==> flow/design.v <==
module arctan #
	(
		parameter integer C_S00_AXIS_TDATA_WIDTH	= 32,
		parameter integer C_M00_AXIS_TDATA_WIDTH	= 32,
    parameter integer ITERATIONS = 16
	)
	(
		input wire  s00_axis_aclk, s00_axis_aresetn,
		input wire  s00_axis_tlast, s00_axis_tvalid,
		input wire [C_S00_AXIS_TDATA_WIDTH-1 : 0] s00_axis_tdata,
		input wire [(C_S00_AXIS_TDATA_WIDTH/8)-1: 0] s00_axis_tstrb,
		output logic  s00_axis_tready,
		input wire  m00_axis_aclk, m00_axis_aresetn,
		input wire  m00_axis_tready,
		output logic  m00_axis_tvalid, m00_axis_tlast,
		output logic [C_M00_AXIS_TDATA_WIDTH-1 : 0] m00_axis_tdata,
		output logic [(C_M00_AXIS_TDATA_WIDTH/8)-1: 0] m00_axis_tstrb
	);
  parameter int PI_15 = 102943;
  logic m00_axis_tvalid_reg, m00_axis_tlast_reg;
  logic [C_M00_AXIS_TDATA_WIDTH-1 : 0] m00_axis_tdata_reg;
  logic [(C_M00_AXIS_TDATA_WIDTH/8)-1: 0] m00_axis_tstrb_reg;
  logic signed [(C_S00_AXIS_TDATA_WIDTH/2)-1:0] x_pipe [ITERATIONS-1:0];
  logic signed [(C_S00_AXIS_TDATA_WIDTH/2)-1:0] y_pipe [ITERATIONS-1:0];
  logic signed [(C_S00_AXIS_TDATA_WIDTH)-1:0] phase [ITERATIONS-1:0];
  logic [ITERATIONS-1:0] valid_pipe, tlast_pipe;
  logic [(C_S00_AXIS_TDATA_WIDTH/8)-1:0] strobe_pipe [ITERATIONS-1:0];
  assign s00_axis_tready = m00_axis_tready || ~valid_pipe[ITERATIONS-1];
  assign m00_axis_tvalid = valid_pipe[ITERATIONS-1];
  assign m00_axis_tlast = tlast_pipe[ITERATIONS-1];
  assign m00_axis_tstrb = strobe_pipe[ITERATIONS-1];
  logic signed [(C_S00_AXIS_TDATA_WIDTH/2)-1:0] atan_lut [ITERATIONS-1:0];
  always_comb begin
        atan_lut[0] = 16'h6487;   
        atan_lut[1] = 16'h3B58;   
        atan_lut[2] = 16'h1F5B;   
        atan_lut[3] = 16'h0FEA;   
        atan_lut[4] = 16'h07FD;   
        atan_lut[5] = 16'h03FF;   
        atan_lut[6] = 16'h01FF;   
        atan_lut[7] = 16'h00FF;   
        atan_lut[8] = 16'h007F;   
        atan_lut[9] = 16'h003F;   
        atan_lut[10] = 16'h001F;   
        atan_lut[11] = 16'h000F;   
        atan_lut[12] = 16'h0007;   
        atan_lut[13] = 16'h0003;   
        atan_lut[14] = 16'h0001;   
        atan_lut[15] = 16'h0000;   
  end
  wire signed [(C_S00_AXIS_TDATA_WIDTH/2)-1:0] x_in = s00_axis_tdata[(C_S00_AXIS_TDATA_WIDTH/2)-1: 0];
  wire signed [(C_S00_AXIS_TDATA_WIDTH/2)-1:0] y_in = s00_axis_tdata[C_S00_AXIS_TDATA_WIDTH-1:(C_S00_AXIS_TDATA_WIDTH/2)];
  assign m00_axis_tdata = phase[ITERATIONS-1];
  always_ff @(posedge s00_axis_aclk)begin
    if (s00_axis_aresetn==0)begin
      for (int i = 0; i < ITERATIONS; i++) begin
                x_pipe[i] <= '0;
                y_pipe[i] <= '0;
                phase[i] <= '0;
                valid_pipe[i] <= 1'b0;
                strobe_pipe[i] <= '0;
                tlast_pipe[i] <= 1'b0;
      end
    end else begin
      if (s00_axis_tready)begin
        if (s00_axis_tvalid) begin
            if ((x_in < 0 ) && (y_in< 0)) begin
              x_pipe[0] <= -x_in;
              y_pipe[0] <= -y_in;
              phase[0] <= -PI_15;
            end else if ((x_in < 0 ) && (y_in >= 0)) begin
              x_pipe[0] <= -x_in;
              y_pipe[0] <= -y_in;
              phase[0] <= PI_15;
            end else begin
              x_pipe[0] <= x_in;
              y_pipe[0] <= y_in;
              phase[0] <= '0;
            end
            valid_pipe[0] <= 1'b1;
            tlast_pipe[0] <= s00_axis_tlast;
            strobe_pipe[0] <= s00_axis_tstrb;
        end else begin
            valid_pipe[0] <= 1'b0;
            tlast_pipe[0] <= 1'b0;
            strobe_pipe[0] <= '0;
        end
        for (int i = 1; i < ITERATIONS; i++) begin
            if (valid_pipe[i-1]) begin
              if (y_pipe[i-1] >= 0) begin
                x_pipe[i] <= x_pipe[i-1] + (y_pipe[i-1] >>> i-1);
                y_pipe[i] <= y_pipe[i-1] - (x_pipe[i-1] >>> i-1);
                phase[i] <= phase[i-1] + atan_lut[i-1];
              end else begin
                x_pipe[i] <= x_pipe[i-1] - (y_pipe[i-1] >>> i-1);
                y_pipe[i] <= y_pipe[i-1] + (x_pipe[i-1] >>> i-1);
                phase[i] <= phase[i-1] - atan_lut[i-1];
              end
              valid_pipe[i] <= valid_pipe[i-1];
              strobe_pipe[i] <= strobe_pipe[i-1];
              tlast_pipe[i] <= tlast_pipe[i-1];
            end else begin
              valid_pipe[i] <= 0;
              strobe_pipe[i] <= 0;
              tlast_pipe[i] <= 0;
            end
        end
      end
    end
  end
endmodule
======== Step by step through the tools: arctan ========
What the tools print for arctan, step after step.
Lines are those of the file above, counted from 1.
Library cell names are shortened.
The mark - stands for no value.
set-up
  design top .............................. arctan
  clock port .............................. s00_axis_aclk
  library ................................. sky130hd
  corner .................................. tt_025C_1v80

======== Word level ========
Yosys after proc, flatten, opt, wreduce and memory -nomap, before mapping. Enables and synchronous resets that opt folds into registers are not counted as muxes. Print and check cells are not counted. Equal cells are merged and count once.
storage and ports
  input port bits ......................... 43
  flip-flop bits (word level) ............. 1072
  cells after elaboration ................. 312
cells by class
  reduce/logical cells .................... 19
  muxes and demuxes ....................... 96
  $lt $le $gt $ge ......................... 18
  bitwise operators ....................... 1
  add/sub/neg operators ................... 85
operator list
  cell                                                                 number
  two-way mux 32 bit                                                   16
  two-way mux 16 bit                                                   31
  greater-or-equal comparator 16 x 1 -> 1 bit (second input constant)  16
  two-way mux 4 bit                                                    16
  less-than comparator 16 x 1 -> 1 bit (second input constant)         2
  adder 16 x 10 -> 16 bit                                              2
  subtractor 16 x 10 -> 16 bit                                         2
  adder 16 x 11 -> 16 bit                                              2
  subtractor 16 x 11 -> 16 bit                                         2
  adder 16 x 12 -> 16 bit                                              2
  subtractor 16 x 12 -> 16 bit                                         2
  adder 16 x 13 -> 16 bit                                              2
  subtractor 16 x 13 -> 16 bit                                         2
  adder 16 x 14 -> 16 bit                                              2
  subtractor 16 x 14 -> 16 bit                                         2
  adder 16 x 15 -> 16 bit                                              2
  subtractor 16 x 15 -> 16 bit                                         2
  subtractor 16 bit                                                    2
  adder 16 x 4 -> 16 bit                                               2
  subtractor 16 x 4 -> 16 bit                                          2
  adder 16 x 5 -> 16 bit                                               2
  subtractor 16 x 5 -> 16 bit                                          2
  adder 16 x 6 -> 16 bit                                               2
  subtractor 16 x 6 -> 16 bit                                          2
  adder 16 x 7 -> 16 bit                                               2
  subtractor 16 x 7 -> 16 bit                                          2
  adder 16 x 8 -> 16 bit                                               2
  subtractor 16 x 8 -> 16 bit                                          2
Other operator kinds: 42; their cells: 92.

======== Longest topological paths ========
Longest topological path by Yosys (ltp), each cell counted once; first at word level (registers and memories cut), then after technology mapping (sequential cells cut; the memories' decode and read muxes count).
depth
  depth in word-level cells ............... 4
  ABC_AREA ................................ 1
  depth in mapped cells ................... 21
  gate-level depth less buffers ........... 20

======== Netlist ========
The flow's flattened synthesis, as Yosys stat reports it; memories are mapped. The netlist is that of the ABC_AREA named above (0 if unset); the other value can give another one.
synthesis totals
  standard cells after synthesis .......... 15669
  area of sequential cells ................ 20039.2 um^2
  mapped area ............................. 91262.5 um^2
  mapped flip-flops ....................... 1001
  buffers ................................. 431
cells by type
  cell      number  area in all (um^2)
  dfxtp_1   1001    2E+04
  nand2_1   4372    1.64E+04
  inv_1     2679    1.01E+04
  ha_1      603     7.54E+03
  o21ai_0   1263    6.32E+03
  nor2_1    1615    6.06E+03
  nand3_1   1066    5.34E+03
  a21oi_1   1050    5255.04
  xor2_1    448     3.92E+03
  clkbuf_1  287     1.08E+03
  xnor2_1   102     893.357
  nand4_1   116     725.696
  nor3_1    136     680.653
  fa_1      31      620.595
  o211ai_1  60      450.432
  o22ai_1   70      437.92
  a31oi_1   66      412.896
  a21o_1    54      405.389
Other cell types: 41; their cells: 650.

======== Worst setup path after synthesis ========
Source: OpenSTA report_checks on the synthesized netlist (no wires, ideal clock, input and output delay 20% of the period each), path of least setup slack; recovery checks are left aside. Register names are those of the netlist, which keeps one name where synthesis merged equal registers.
timing post-synthesis
  path kind ............................... register to register
  start point ............................. reg y_pipe[3][15]
  end point ............................... reg y_pipe[4][10]
  arrival ................................. 2.804 ns
  time at the first pin ................... 0.000 ns
  stages .................................. 19
  delay of the path ....................... 2.913 ns
  library setup time ...................... 0.109 ns
  buffers on the path ..................... 4
  period .................................. 5.0 ns
  slack ................................... 2.087 ns
  period reached after synthesis .......... 2.913 ns
"delay of the path" is the arrival time less input delay plus setup time.
"stages": output pins that drive a net of the path, with the launching flip-flop's if there is one; two outputs of one cell count as two.
"period reached after synthesis" is the clock period less the worst setup slack; recovery checks do not enter. This is arithmetic on one report: input and output delays are still those of the set period (20% each).
The rows between start and end are the longest chain of elaborated cells between them; the timing report does not say that the signal goes this way. Where chains are equally long, one stands for them.
A line is the first line of the expression or statement that the cell stems from. Yosys adds cells for indexed reads and writes and turns some case tables into memories.
A register here has more assigning lines than the two given.
on the way, post-synthesis
  cell sequence ........................... dfxtp_1 > buf_4 > buf_2 > buf_1 > clkbuf_1 > o21ai_0 > fa_1 > inv_1 > nand3_1 > nand3_1 > inv_1 > o21ai_0 > nand3_1 > nand2_1 > nand2_1 > nand3_1 > nand3_1 > nand2_1 > inv_1
  length of the longest elaborated chain .. 2
ends and longest elaborated chain, post-synthesis
  element                                      RTL line  text
  from (decl)                                  24        logic signed [(C_S00_AXIS_TDATA_WIDTH/2)-1:0] y_pipe [ITERATIONS-1:0];
  from (assign)                                92        y_pipe[i] <= y_pipe[i-1] - (x_pipe[i-1] >>> i-1);
  from (assign)                                96        y_pipe[i] <= y_pipe[i-1] + (x_pipe[i-1] >>> i-1);
  greater-or-equal comparator 16 x 1 -> 1 bit  90        if (y_pipe[i-1] >= 0) begin
  two-way mux 16 bit                           90
  to (assign)                                  92
  to (assign)                                  96
  to (decl)                                    24

======== Worst path after layout ========
From the final timing report of entry B: the path of least setup slack in the routed layout; clock arrival at registers is part of the times.
timing post-layout
  path kind ............................... register to register
  start point ............................. reg y_pipe[7][15]
  end point ............................... reg x_pipe[8][9]
  library setup time ...................... 0.04 ns
  arrival ................................. 5.87 ns
  period .................................. 5.66 ns
  slack ................................... 0.53 ns
  buffers on the path ..................... 1
  time at the first pin ................... 0.86 ns
  stages .................................. 16
The rows between start and end are the longest chain of elaborated cells between them; the timing report does not say that the signal goes this way. Where chains are equally long, one stands for them.
A register here has more assigning lines than the two given.
on the way, post-layout
  cell sequence ........................... dfxtp_1 > clkbuf_1 > clkinv_1 > a31oi_1 > xor2_1 > ha_1 > nand2_1 > inv_1 > a21boi_0 > o21ai_0 > nand3_1 > nand2_1 > nand2_1 > nand3_1 > nand2_1 > inv_1
  length of the longest elaborated chain .. 2
ends and longest elaborated chain, post-layout
  element                      RTL line  text
  from (decl)                  24        logic signed [(C_S00_AXIS_TDATA_WIDTH/2)-1:0] y_pipe [ITERATIONS-1:0];
  from (assign)                92        y_pipe[i] <= y_pipe[i-1] - (x_pipe[i-1] >>> i-1);
  from (assign)                96        y_pipe[i] <= y_pipe[i-1] + (x_pipe[i-1] >>> i-1);
  subtractor 16 x 9 -> 16 bit  95        x_pipe[i] <= x_pipe[i-1] - (y_pipe[i-1] >>> i-1);
  two-way mux 16 bit           90        if (y_pipe[i-1] >= 0) begin
  to (assign)                  91        x_pipe[i] <= x_pipe[i-1] + (y_pipe[i-1] >>> i-1);
  to (assign)                  95
  to (decl)                    23        logic signed [(C_S00_AXIS_TDATA_WIDTH/2)-1:0] x_pipe [ITERATIONS-1:0];

Record of 3 stored runs of the RTL-to-layout flow on arctan, platform sky130hd. The runs are unordered. Constraints: input delay and output delay 20% of the set period each, output load 0.01 pF.
"worst path time" means the part of the period allowed to the worst setup path (the constraints hold back 20% at inputs and 20% at outputs) less its slack; where the path has registers, the arrival times of their clocks count too.

---- entry A ----
settings
  ABC_AREA = 1
  CAP_MARGIN = 0
  CELL_PAD_IN_SITES_GLOBAL_PLACEMENT = 1
  CORE_MARGIN = 6
  CORE_UTILIZATION = 47
  CTS_CLUSTER_DIAMETER = 363
  CTS_CLUSTER_SIZE = 61
  GPL_ROUTABILITY_DRIVEN = 0
  GPL_TIMING_DRIVEN = 0
  MAX_ROUTING_LAYER = met4
  MIN_ROUTING_LAYER = met2
  PLACE_DENSITY = 0.56
  SETUP_SLACK_MARGIN = 0.87
  TNS_END_PERCENT = 65
  period_ns = 4.83
  SLEW_MARGIN = 20
results
  stopped before the end: routing reported GRT-0116

---- entry B ----
settings
  ABC_AREA = 1
  CELL_PAD_IN_SITES_DETAIL_PLACEMENT = 1
  CELL_PAD_IN_SITES_GLOBAL_PLACEMENT = 1
  CORE_ASPECT_RATIO = 1.5
  CORE_MARGIN = 10
  CORE_UTILIZATION = 40
  CTS_CLUSTER_DIAMETER = 264
  CTS_CLUSTER_SIZE = 78
  GPL_TIMING_DRIVEN = 0
  HOLD_SLACK_MARGIN = 0.11
  MIN_ROUTING_LAYER = met2
  PLACE_DENSITY_LB_ADDON = 0.26
  TNS_END_PERCENT = 35
  period_ns = 5.66
  CAP_MARGIN = 20
  SLEW_MARGIN = 20
results
  area inside the die boundary ............ 248057.0 um^2
  worst path time ......................... 5.13 ns
  class of the worst setup path ........... register to register
  final utilization ....................... 43.0%
  worst-case hold slack ................... 0.474 ns
  setup slack of the worst path ........... 0.527 ns
  netlist area reported by Yosys .......... 91262.5 um^2
  standard-cell area after layout ......... 97487.2 um^2
  summed negative setup slack ............. 0.000 ns

---- entry C ----
settings
  CELL_PAD_IN_SITES_GLOBAL_PLACEMENT = 0
  CORE_ASPECT_RATIO = 1.08
  CORE_UTILIZATION = 66
  CTS_CLUSTER_DIAMETER = 294
  GPL_ROUTABILITY_DRIVEN = 1
  GPL_TIMING_DRIVEN = 1
  MIN_ROUTING_LAYER = met2
  PLACE_DENSITY_LB_ADDON = 0.03
  SETUP_SLACK_MARGIN = 0.75
  period_ns = 2.52
  CAP_MARGIN = 20
  CORE_MARGIN = 2
  SLEW_MARGIN = 20
results
  stopped before the end: routing reported GRT-0116
